==> flow/design.v <==
`timescale 1ns / 1ps
module srl_oneshot(
		input clk250_i,
		input rst_i,
		input trig_i,
		output scal_o
    );
	parameter ONESHOT_LENGTH = 16;
	reg flag;
	reg [15:0] delay_line;
	always @(posedge clk250_i) begin
		if (rst_i) begin
			flag <= 0;
			delay_line <= {16{1'b0}};
		end else begin
			if (trig_i) flag <= 1;
			else if (delay_line[ONESHOT_LENGTH-1]) flag <= 0;
			delay_line <= {delay_line[14:0],trig_i};
		end
	end
	assign scal_o = flag;
endmodule
`timescale 1ns / 1ps
module srl_oneshot_with_ref(
		input clk250_i,
		input rst_i,
		input pulse_i,
		input trig_i,
		output mon_scal_o,
		output scal_o
    );
	parameter ONESHOT_LENGTH = 16;
	reg [1:0] mon_flag_reg;
	reg mon_flag;
	reg flag;
	reg [15:0] delay_line;
	reg [15:0] mon_delay_line;
	always @(posedge clk250_i) begin
		if (rst_i) begin
			mon_flag_reg <= 2'b00;
			mon_flag <= 0;
			mon_delay_line <= {16{1'b0}};
			flag <= 0;
			delay_line <= {16{1'b0}};
		end else begin
			mon_flag_reg <= {mon_flag_reg[0],flag & pulse_i};
			if (mon_flag_reg[0] && !mon_flag_reg[1]) mon_flag <= 1;
			else if (mon_delay_line[ONESHOT_LENGTH-1]) mon_flag <= 0;
			mon_delay_line <= {mon_delay_line[14:0],mon_flag_reg[0] && !mon_flag_reg[1]};
			if (trig_i) flag <= 1;
			else if (delay_line[ONESHOT_LENGTH-1]) flag <= 0;
			delay_line <= {delay_line[14:0],trig_i};
		end
	end
	assign scal_o = flag;
	assign mon_scal_o = mon_flag;
endmodule
`timescale 1ns / 1ps
module ANITA3_trigger_holdoff(
		input clk250_i,
		input rst_i,
		input trig_i,
		output holdoff_o
    );
	reg holdoff_div_2;
	reg [3:0] holdoff_counter;
	wire [4:0] holdoff_counter_plus_one = holdoff_counter + 1;
	reg trigger_holdoff;
	reg clear_holdoff;
	always @(posedge clk250_i) begin
		if (rst_i) begin
			trigger_holdoff <= 0;
			holdoff_div_2 <= 0;
			holdoff_counter <= {4{1'b0}};
			clear_holdoff <= 0;
		end else begin
			if (clear_holdoff) trigger_holdoff <= 0;
			else if (trig_i) trigger_holdoff <= 1;
			if (!trigger_holdoff) holdoff_div_2 <= 0;
			else holdoff_div_2 <= ~holdoff_div_2;
			if (!trigger_holdoff) holdoff_counter <= {4{1'b0}};
			else if (holdoff_div_2) holdoff_counter <= holdoff_counter_plus_one;
			clear_holdoff <= holdoff_counter_plus_one[4];
		end
	end
	assign holdoff_o = trigger_holdoff;
endmodule
`timescale 1ns / 1ps
module ANITA3_simple_trigger_map(
		clk250_i,
		rst_i,
		L1_i,
		mask_i,
		V_pol_phi_o,
		H_pol_phi_o
    );
	parameter NUM_SURFS = 12;
	parameter NUM_TRIG = 4;
	parameter NUM_PHI = 16;
	input clk250_i;
	input rst_i;
	input [NUM_SURFS*NUM_TRIG-1:0] L1_i;
	input [2*NUM_PHI-1:0] mask_i;
	output [NUM_PHI-1:0] V_pol_phi_o;
	output [NUM_PHI-1:0] H_pol_phi_o;
	wire [NUM_PHI-1:0] V_pol_phi_in;
	wire [NUM_PHI-1:0] H_pol_phi_in;
	wire [NUM_TRIG-1:0] SURF_L1[NUM_SURFS-1:0];
	generate
		genvar s;
		for (s=0;s<NUM_SURFS;s=s+1) begin : SL
			assign SURF_L1[s] = L1_i[4*s +: 4];
		end
	endgenerate
	wire [NUM_PHI-1:0] V_pol_mask = mask_i[0 +: NUM_PHI];
	wire [NUM_PHI-1:0] H_pol_mask = mask_i[NUM_PHI +: NUM_PHI];
	reg [NUM_PHI-1:0] V_pol_phi_reg;
	reg [NUM_PHI-1:0] H_pol_phi_reg;
	reg [NUM_PHI-1:0] V_pol_phi_pipe;
	reg [NUM_PHI-1:0] H_pol_phi_pipe;
	assign V_pol_phi_in[0] = SURF_L1[2][0];
	assign V_pol_phi_in[4] = SURF_L1[2][1];
	assign H_pol_phi_in[0] = SURF_L1[2][2];
	assign H_pol_phi_in[4] = SURF_L1[2][3];
	assign V_pol_phi_in[2] = SURF_L1[3][0];
	assign V_pol_phi_in[6] = SURF_L1[3][1];
	assign H_pol_phi_in[2] = SURF_L1[3][2];
	assign H_pol_phi_in[6] = SURF_L1[3][3];
	assign V_pol_phi_in[1] = SURF_L1[4][0];
	assign V_pol_phi_in[5] = SURF_L1[4][1];
	assign H_pol_phi_in[1] = SURF_L1[4][2];
	assign H_pol_phi_in[5] = SURF_L1[4][3];
	assign V_pol_phi_in[3] = SURF_L1[5][0];
	assign V_pol_phi_in[7] = SURF_L1[5][1];
	assign H_pol_phi_in[3] = SURF_L1[5][2];
	assign H_pol_phi_in[7] = SURF_L1[5][3];
	assign V_pol_phi_in[15] = SURF_L1[6][0];
	assign V_pol_phi_in[11] = SURF_L1[6][1];
	assign H_pol_phi_in[15] = SURF_L1[6][2];
	assign H_pol_phi_in[11] = SURF_L1[6][3];
	assign V_pol_phi_in[13] = SURF_L1[7][0];
	assign V_pol_phi_in[9] = SURF_L1[7][1];
	assign H_pol_phi_in[13] = SURF_L1[7][2];
	assign H_pol_phi_in[9] = SURF_L1[7][3];
	assign V_pol_phi_in[14] = SURF_L1[8][0];
	assign V_pol_phi_in[10] = SURF_L1[8][1];
	assign H_pol_phi_in[14] = SURF_L1[8][2];
	assign H_pol_phi_in[10] = SURF_L1[8][3];
	assign V_pol_phi_in[12] = SURF_L1[9][0];
	assign V_pol_phi_in[8] = SURF_L1[9][1];
	assign H_pol_phi_in[12] = SURF_L1[9][2];
	assign H_pol_phi_in[8] = SURF_L1[9][3];
	generate
		genvar j;
		for (j=0;j<NUM_PHI;j=j+1) begin : PHI
			always @(posedge clk250_i) begin : IFF
				if (rst_i) V_pol_phi_reg[j] <= 0;
				else if (V_pol_mask[j]) V_pol_phi_reg[j] <= 0;
				else V_pol_phi_reg[j] <= V_pol_phi_in[j];
				if (rst_i) H_pol_phi_reg[j] <= 0;
				else if (H_pol_mask[j]) H_pol_phi_reg[j] <= 0;
				else H_pol_phi_reg[j] <= H_pol_phi_in[j];
			end
		end
	endgenerate
	always @(posedge clk250_i) begin
		if (rst_i) begin
			V_pol_phi_pipe <= {NUM_PHI{1'b0}};
			H_pol_phi_pipe <= {NUM_PHI{1'b0}};
		end else begin
			V_pol_phi_pipe <= V_pol_phi_reg;
			H_pol_phi_pipe <= H_pol_phi_reg;
		end
	end
	assign V_pol_phi_o = V_pol_phi_pipe;
	assign H_pol_phi_o = H_pol_phi_pipe;
endmodule
`timescale 1ns / 1ps
module ANITA3_simple_trigger( clk250_i,
										rst_i,
										L1_i,
										trig_o,
										scal_o,
										scal_L1_o,
										disable_i,
										refpulse_i,
										mon_scal_o,
										ant_mask_i,
										phi_mask_i,
										phi_o,
										count_o
										);
   parameter NUM_SURFS = 12;
   parameter NUM_TRIG = 4;
   parameter NUM_HOLD = 4;   
	parameter NUM_PHI = 16;
   input clk250_i;
	input rst_i;
   input [NUM_SURFS*NUM_TRIG-1:0] L1_i;
	input [2*NUM_PHI-1:0] ant_mask_i;
	input [2*NUM_PHI-1:0] phi_mask_i;
   output 			  trig_o;
	output [2*NUM_PHI-1:0] phi_o;
	output [2*NUM_PHI-1:0] scal_o;
	output [2*NUM_PHI-1:0] scal_L1_o;
	input refpulse_i;
	output [2*NUM_PHI-1:0] mon_scal_o;
	output [7:0] count_o;
	input disable_i;
	wire [NUM_PHI-1:0] V_pol_phi;
	wire [NUM_PHI-1:0] H_pol_phi;
	ANITA3_simple_trigger_map u_map(.clk250_i(clk250_i),
											  .rst_i(rst_i),
											  .mask_i(ant_mask_i),
											  .L1_i(L1_i),
											  .V_pol_phi_o(V_pol_phi),
											  .H_pol_phi_o(H_pol_phi));
	reg [NUM_PHI-1:0] V_pol_trig;
	reg [NUM_PHI-1:0] H_pol_trig;
	reg [NUM_PHI-1:0] V_pol_phi_del;
	reg [NUM_PHI-1:0] H_pol_phi_del;
	reg [NUM_PHI-1:0] V_pol_hold;
	reg [NUM_PHI-1:0] H_pol_hold;
	reg [NUM_PHI-1:0] V_pol_pat;
	reg [NUM_PHI-1:0] H_pol_pat;	
	reg H_rf_trigger;
	reg V_rf_trigger;
	reg rf_trigger;
	reg [1:0] raw_rf_trigger;
	wire trigger_holdoff;
	reg [7:0] raw_rf_count;
	reg rf_count_flag;
	reg [7:0] rf_count;	
	reg trig_disable;
	generate
		genvar i;
		for (i=0;i<NUM_PHI;i=i+1) begin : RF_TRIG
			srl_oneshot l1v_scaler(.clk250_i(clk250_i),.rst_i(rst_i),.trig_i(V_pol_phi[i]), 
													.scal_o(scal_L1_o[i]));
			srl_oneshot l1h_scaler(.clk250_i(clk250_i),.rst_i(rst_i),.trig_i(H_pol_phi[i]), 
													.scal_o(scal_L1_o[NUM_PHI+i]));
			srl_oneshot_with_ref v_scaler(.clk250_i(clk250_i),.rst_i(rst_i),.trig_i(V_pol_trig[i]),.pulse_i(refpulse_i), 
													.scal_o(scal_o[i]), .mon_scal_o(mon_scal_o[i]));
			srl_oneshot_with_ref h_scaler(.clk250_i(clk250_i),.rst_i(rst_i),.trig_i(H_pol_trig[i]),.pulse_i(refpulse_i), 
													.scal_o(scal_o[NUM_PHI+i]), .mon_scal_o(mon_scal_o[NUM_PHI+i]));
			always @(posedge clk250_i) begin
				if (rst_i) begin
					V_pol_trig[i] <= 1'b0;
					H_pol_trig[i] <= 1'b0;
				end else begin
				V_pol_trig[i] <= ((V_pol_phi[i]) && (V_pol_phi[(i+1)%NUM_PHI])) && !phi_mask_i[i];  
				H_pol_trig[i] <= ((H_pol_phi[i]) && (H_pol_phi[(i+1)%NUM_PHI])) && !phi_mask_i[NUM_PHI+i];	
				end
				end
		end
	endgenerate
	always @(posedge clk250_i) begin
		if (rst_i) begin
			trig_disable <= 0;
			V_pol_phi_del <= {NUM_PHI{1'b0}};
			H_pol_phi_del <= {NUM_PHI{1'b0}};
			H_pol_hold <= {NUM_PHI{1'b0}};
			V_pol_hold <= {NUM_PHI{1'b0}};
			H_pol_pat <= {NUM_PHI{1'b0}};
			V_pol_pat <= {NUM_PHI{1'b0}};
			H_rf_trigger <= 0;
			V_rf_trigger <= 0;
			rf_trigger <= 0;
			raw_rf_trigger <= {2{1'b0}};
			rf_count_flag <= 0;
			raw_rf_count <= {8{1'b0}};
			rf_count <= {8{1'b0}};
		end else begin
		trig_disable <= disable_i;
		V_pol_phi_del <= V_pol_phi;
		H_pol_phi_del <= H_pol_phi;
		H_pol_hold <= H_pol_phi_del;
		V_pol_hold <= V_pol_phi_del;
		if ((H_rf_trigger || V_rf_trigger) && !trigger_holdoff) H_pol_pat <= H_pol_hold;
		if ((H_rf_trigger || V_rf_trigger) && !trigger_holdoff) V_pol_pat <= V_pol_hold;		
		H_rf_trigger <= |H_pol_trig;
		V_rf_trigger <= |V_pol_trig;
		rf_trigger <= (H_rf_trigger | V_rf_trigger) && !trigger_holdoff && !trig_disable;
		raw_rf_trigger <= {raw_rf_trigger[0],(H_rf_trigger | V_rf_trigger)};
		rf_count_flag <= (raw_rf_trigger[0] && !raw_rf_trigger[1]);
		if (rf_count_flag) raw_rf_count <= raw_rf_count + 1;
		if (rf_count_flag && trigger_holdoff) rf_count <= raw_rf_count;
			end
	end
	ANITA3_trigger_holdoff u_rf_holdoff(.clk250_i(clk250_i),
													.rst_i(rst_i),
													.trig_i(V_rf_trigger | H_rf_trigger),
													.holdoff_o(trigger_holdoff));
	assign trig_o = rf_trigger;
	assign phi_o = {H_pol_pat,V_pol_pat};
	assign count_o = rf_count;
endmodule
# --- Step by step through the tools: ANITA3_simple_trigger ---
# The steps from the RTL of ANITA3_simple_trigger to its reports follow in flow order.
# Lines are those of the file above, counted from 1.
# Cell names lack the library's common part.
design:
  top: "ANITA3_simple_trigger"
  clk_port: "clk250_i"
  lib: "sky130hd"
  corner: "tt_025C_1v80"

# --- After elaboration ---
# Yosys after proc, flatten, opt, wreduce and memory -nomap, before mapping. Memory bits, and registers merged into a memory's read port (data or address), are not among the register bits. Print and check cells are not counted. Equal cells are merged and count once.
word_totals:
  in_bits: 116
  wordCells: 838
  regBits: 1918
  output_inout_bits: 137
op_classes:
  reduce_and_logical: 301
  mux: 192
  bitwise: 35
  add_sub_neg: 2
ops:
  columns: ["operator", "n"]
  rows:
  - ["2-bit nonzero test", 96]
  - ["1-bit two-way mux", 192]
  - ["1-bit logical AND", 101]
  - ["2-bit OR reduction", 34]
  - ["1-bit zero test", 67]
  - ["1-bit AND", 32]
  - ["16-bit OR reduction", 2]
  - ["8-bit by 1-bit adder with 8-bit output with constant B", 1]
  - ["4-bit by 1-bit adder with 5-bit output with constant B", 1]
  - ["1-bit NOT", 2]
  - ["1-bit bitwise OR", 1]
  - ["1-bit logical OR", 1]

# --- Depth ---
# Yosys ltp: most cells in a row. Word level: on the elaborated netlist, between registers, memories and ports. Mapped: between sequential cells and ports; inverters and the memories' decode and read muxes count.
logic_depth:
  word_depth: 3
  ABC_AREA: 0
  depth_mapped: 5
  mapped_depth_nobuf: 4

# --- Synthesis result ---
# Yosys stat after the flow's synthesis: flattened, memories mapped to cells. It holds for the ABC_AREA given above (unset counts as 0); a run with the other value may have another netlist.
# Totals and module areas in this step are rounded.
mapped:
  synth_area_um2: 52400
  buf_cells: 301
  ffs: 1854
  cell_count: 4322
by_type:
  columns: ["cell_type", "n", "type_area_um2"]
  rows:
  - ["dfxtp_1", 1854, 3.71E+04]
  - ["nor2b_1", 1100, 6881.6]
  - ["and2b_1", 504, 3.78E+03]
  - ["buf_4", 109, 818.285]
  - ["a21oi_1", 140, 700.672]
  - ["clkbuf_1", 144, 540.518]
  - ["nand2b_1", 65, 406.64]
  - ["nand2_1", 76, 285.274]
  - ["nor2_1", 75, 281.52]
  - ["and3b_1", 32, 280.269]
  - ["inv_1", 65, 243.984]
  - ["nor3b_1", 32, 240.23]
  - ["and2_1", 32, 200.192]
  - ["buf_2", 34, 170.163]
  - ["buf_6", 13, 146.39]
  - ["nand3_1", 10, 50.048]
  - ["nor4_1", 8, 50.048]
  - ["xor2_1", 5, 43.792]
# Other cell types: 13; their cells: 24.
# By module: a second synthesis without flattening, with its own total; a netlist apart from the flattened one above.
unflattened:
  cells_unflattened: 4338
  hier_area_um2: 54000
# Rows give one instance, submodules left out.
modules:
  columns: ["module", "mod_area_um2", "cells", "n_inst"]
  rows:
  - ["srl_oneshot_with_ref", 1000, 80, 32]
  - ["srl_oneshot", 473, 37, 32]
  - ["ANITA3_simple_trigger", 4630, 434, 1]
  - ["ANITA3_simple_trigger_map", 1950, 135, 1]
  - ["ANITA3_trigger_holdoff", 269, 25, 1]

# --- Path before layout ---
# OpenSTA on the mapped netlist: ideal clock, no wires. The path of least setup slack (recovery checks aside). Input and output delay are each 20% of the period. Register names are those of the netlist, which keeps one name where synthesis merged equal registers.
synth_path:
  path_kind: "input-to-reg"
  start: "input port rst_i"
  end: "register RF_TRIG[2].l1h_scaler.delay_line[10]"
  t_required_ps: 3886
  path_buffers: 2
  path_stages: 3
  in_delay_ps: 800
  period_ps: 4000
  delay_ps: 795
  arrival_time_ps: 1481
  setup_slack_ps: 2405
  synth_period_reached_ps: 1595
# "delay_ps" is the arrival time less input delay plus setup time.
# "path_stages": output pins that drive a net of the path, with the launching flip-flop's if there is one; two outputs of one cell count as two.
# "synth_period_reached_ps" is the clock period less the worst setup slack; recovery checks do not enter. This is arithmetic on one report: input and output delays are still those of the set period (20% each).
synth_via:
  cell_sequence: "clkbuf_1 -> clkbuf_1 -> and2b_1"
  elab_chain_len: 0
  cone_cells: 0
synth_lines:
  columns: ["element", "line_no", "text"]
  rows:
  - ["start, declared", 198, "input rst_i;"]
  - ["end, assigned", 14, "delay_line <= {16{1'b0}};"]
  - ["end, assigned", 18, "delay_line <= {delay_line[14:0],trig_i};"]
  - ["end, declared", 10, "reg [15:0] delay_line;"]

# --- Path in the finished layout ---
# Path of least setup slack in the final report of stored run 1 (OpenROAD, finished layout, wires in). Where an end is a register, its clock arrival counts in the times.
# The path's times are printed in steps of 10 ps; the period is the one set.
layout_path:
  path_kind: "reg-to-output"
  start: "register RF_TRIG[0].v_scaler.flag"
  end: "output port scal_o[0]"
  setup_slack_ps: 240
  t_required_ps: 2140
  arrival_time_ps: 1910
  period_ps: 2680
  path_buffers: 1
  path_stages: 2
# A register here has more assigning lines than the two given.
layout_via:
  cell_sequence: "dfxtp_1 -> clkdlybuf4s50_1"
  elab_chain_len: 0
  cone_cells: 0
layout_lines:
  columns: ["element", "line_no", "text"]
  rows:
  - ["start, declared", 35, "reg flag;"]
  - ["start, assigned", 43, "flag <= 0;"]
  - ["start, assigned", 50, "if (trig_i) flag <= 1;"]
  - ["end, declared", 204, "output [2*NUM_PHI-1:0] scal_o;"]

# Record of 6 stored runs of the RTL-to-layout flow on ANITA3_simple_trigger, platform sky130hd. The runs are unordered. Constraints: input delay and output delay 20% of the set period each, output load 0.01 pF.
# "timing.achieved_period_ps" = clock period - worst setup slack. The figure is calculated, with input and output delays left at 20% of the set period.
# "worst_path_time_ps" means the part of the period allowed to the worst setup path (the constraints hold back 20% at inputs and 20% at outputs) less its slack; where the path has registers, the arrival times of their clocks count too.
# "worst_path_time_ps" is given in steps of 10 ps.
# Values from the reports are rounded here.
runs:
  - name: "stored run 1"
    settings:
      CORE_UTILIZATION: 40
      period_ns: 2.68
      CAP_MARGIN: 20
      CORE_MARGIN: 2
      SLEW_MARGIN: 20
    results:
      holdWs_ps: 100
      fin_ws_ps: 236
      yosys_chip_area_um2: 52400
      timing.achieved_period_ps: 2444
      die_um2: 134000
      setupTns_ps: 0
      stdcell_area_um2: 62200
      worst_path_time_ps: 1910
      path_kind: "reg-to-output"
  - name: "stored run 2"
    settings:
      CAP_MARGIN: 10
      CELL_PAD_IN_SITES_DETAIL_PLACEMENT: 1
      CELL_PAD_IN_SITES_GLOBAL_PLACEMENT: 2
      CORE_ASPECT_RATIO: 1.99
      CORE_MARGIN: 8
      CORE_UTILIZATION: 70
      CTS_CLUSTER_SIZE: 16
      GPL_ROUTABILITY_DRIVEN: 0
      GPL_TIMING_DRIVEN: 0
      HOLD_SLACK_MARGIN: 0.1
      MAX_ROUTING_LAYER: "met5"
      MIN_ROUTING_LAYER: "met2"
      PLACE_DENSITY_LB_ADDON: 0.12
      SETUP_SLACK_MARGIN: 0.91
      SLEW_MARGIN: 10
      TNS_END_PERCENT: 25
      period_ns: 4.75
    outcome: "unfinished; error FLW-0024 in placement"
  - name: "stored run 3"
    settings:
      CAP_MARGIN: 35
      CELL_PAD_IN_SITES_DETAIL_PLACEMENT: 1
      CELL_PAD_IN_SITES_GLOBAL_PLACEMENT: 1
      CORE_MARGIN: 8
      CORE_UTILIZATION: 70
      CTS_CLUSTER_SIZE: 16
      GPL_ROUTABILITY_DRIVEN: 0
      HOLD_SLACK_MARGIN: 0.1
      MAX_ROUTING_LAYER: "met5"
      MIN_ROUTING_LAYER: "met2"
      PLACE_DENSITY_LB_ADDON: 0.12
      SETUP_SLACK_MARGIN: 0.91
      SLEW_MARGIN: 10
      TNS_END_PERCENT: 25
      period_ns: 4.75
    outcome: "unfinished; error DPL-0033 in clock tree synthesis"
  - name: "stored run 4"
    settings:
      CAP_MARGIN: 35
      CELL_PAD_IN_SITES_DETAIL_PLACEMENT: 1
      CELL_PAD_IN_SITES_GLOBAL_PLACEMENT: 2
      CORE_ASPECT_RATIO: 1.99
      CORE_MARGIN: 8
      CORE_UTILIZATION: 70
      CTS_CLUSTER_SIZE: 16
      GPL_ROUTABILITY_DRIVEN: 0
      HOLD_SLACK_MARGIN: 0.1
      MAX_ROUTING_LAYER: "met5"
      MIN_ROUTING_LAYER: "met2"
      PLACE_DENSITY_LB_ADDON: 0.12
      SETUP_SLACK_MARGIN: 0.91
      SLEW_MARGIN: 10
      TNS_END_PERCENT: 25
      period_ns: 4.75
    outcome: "unfinished; error FLW-0024 in placement"
  - name: "stored run 5"
    settings:
      CORE_UTILIZATION: 40
      period_ns: 1.69
      CAP_MARGIN: 20
      CORE_MARGIN: 2
      SLEW_MARGIN: 20
    results:
      holdWs_ps: 98
      fin_ws_ps: 85
      yosys_chip_area_um2: 52400
      timing.achieved_period_ps: 1605
      die_um2: 134000
      setupTns_ps: 0
      stdcell_area_um2: 62400
      worst_path_time_ps: 1270
      path_kind: "reg-to-output"
  - name: "stored run 6"
    settings:
      CAP_MARGIN: 20
      CELL_PAD_IN_SITES_DETAIL_PLACEMENT: 1
      CORE_ASPECT_RATIO: 1.21
      CORE_MARGIN: 10
      CORE_UTILIZATION: 72
      CTS_CLUSTER_DIAMETER: 348
      GPL_ROUTABILITY_DRIVEN: 0
      GPL_TIMING_DRIVEN: 0
      MAX_ROUTING_LAYER: "met4"
      MIN_ROUTING_LAYER: "met2"
      PLACE_DENSITY_LB_ADDON: 0.06
      TNS_END_PERCENT: 60
      period_ns: 4.0
      SLEW_MARGIN: 20
    outcome: "unfinished; error DPL-0033 in placement"
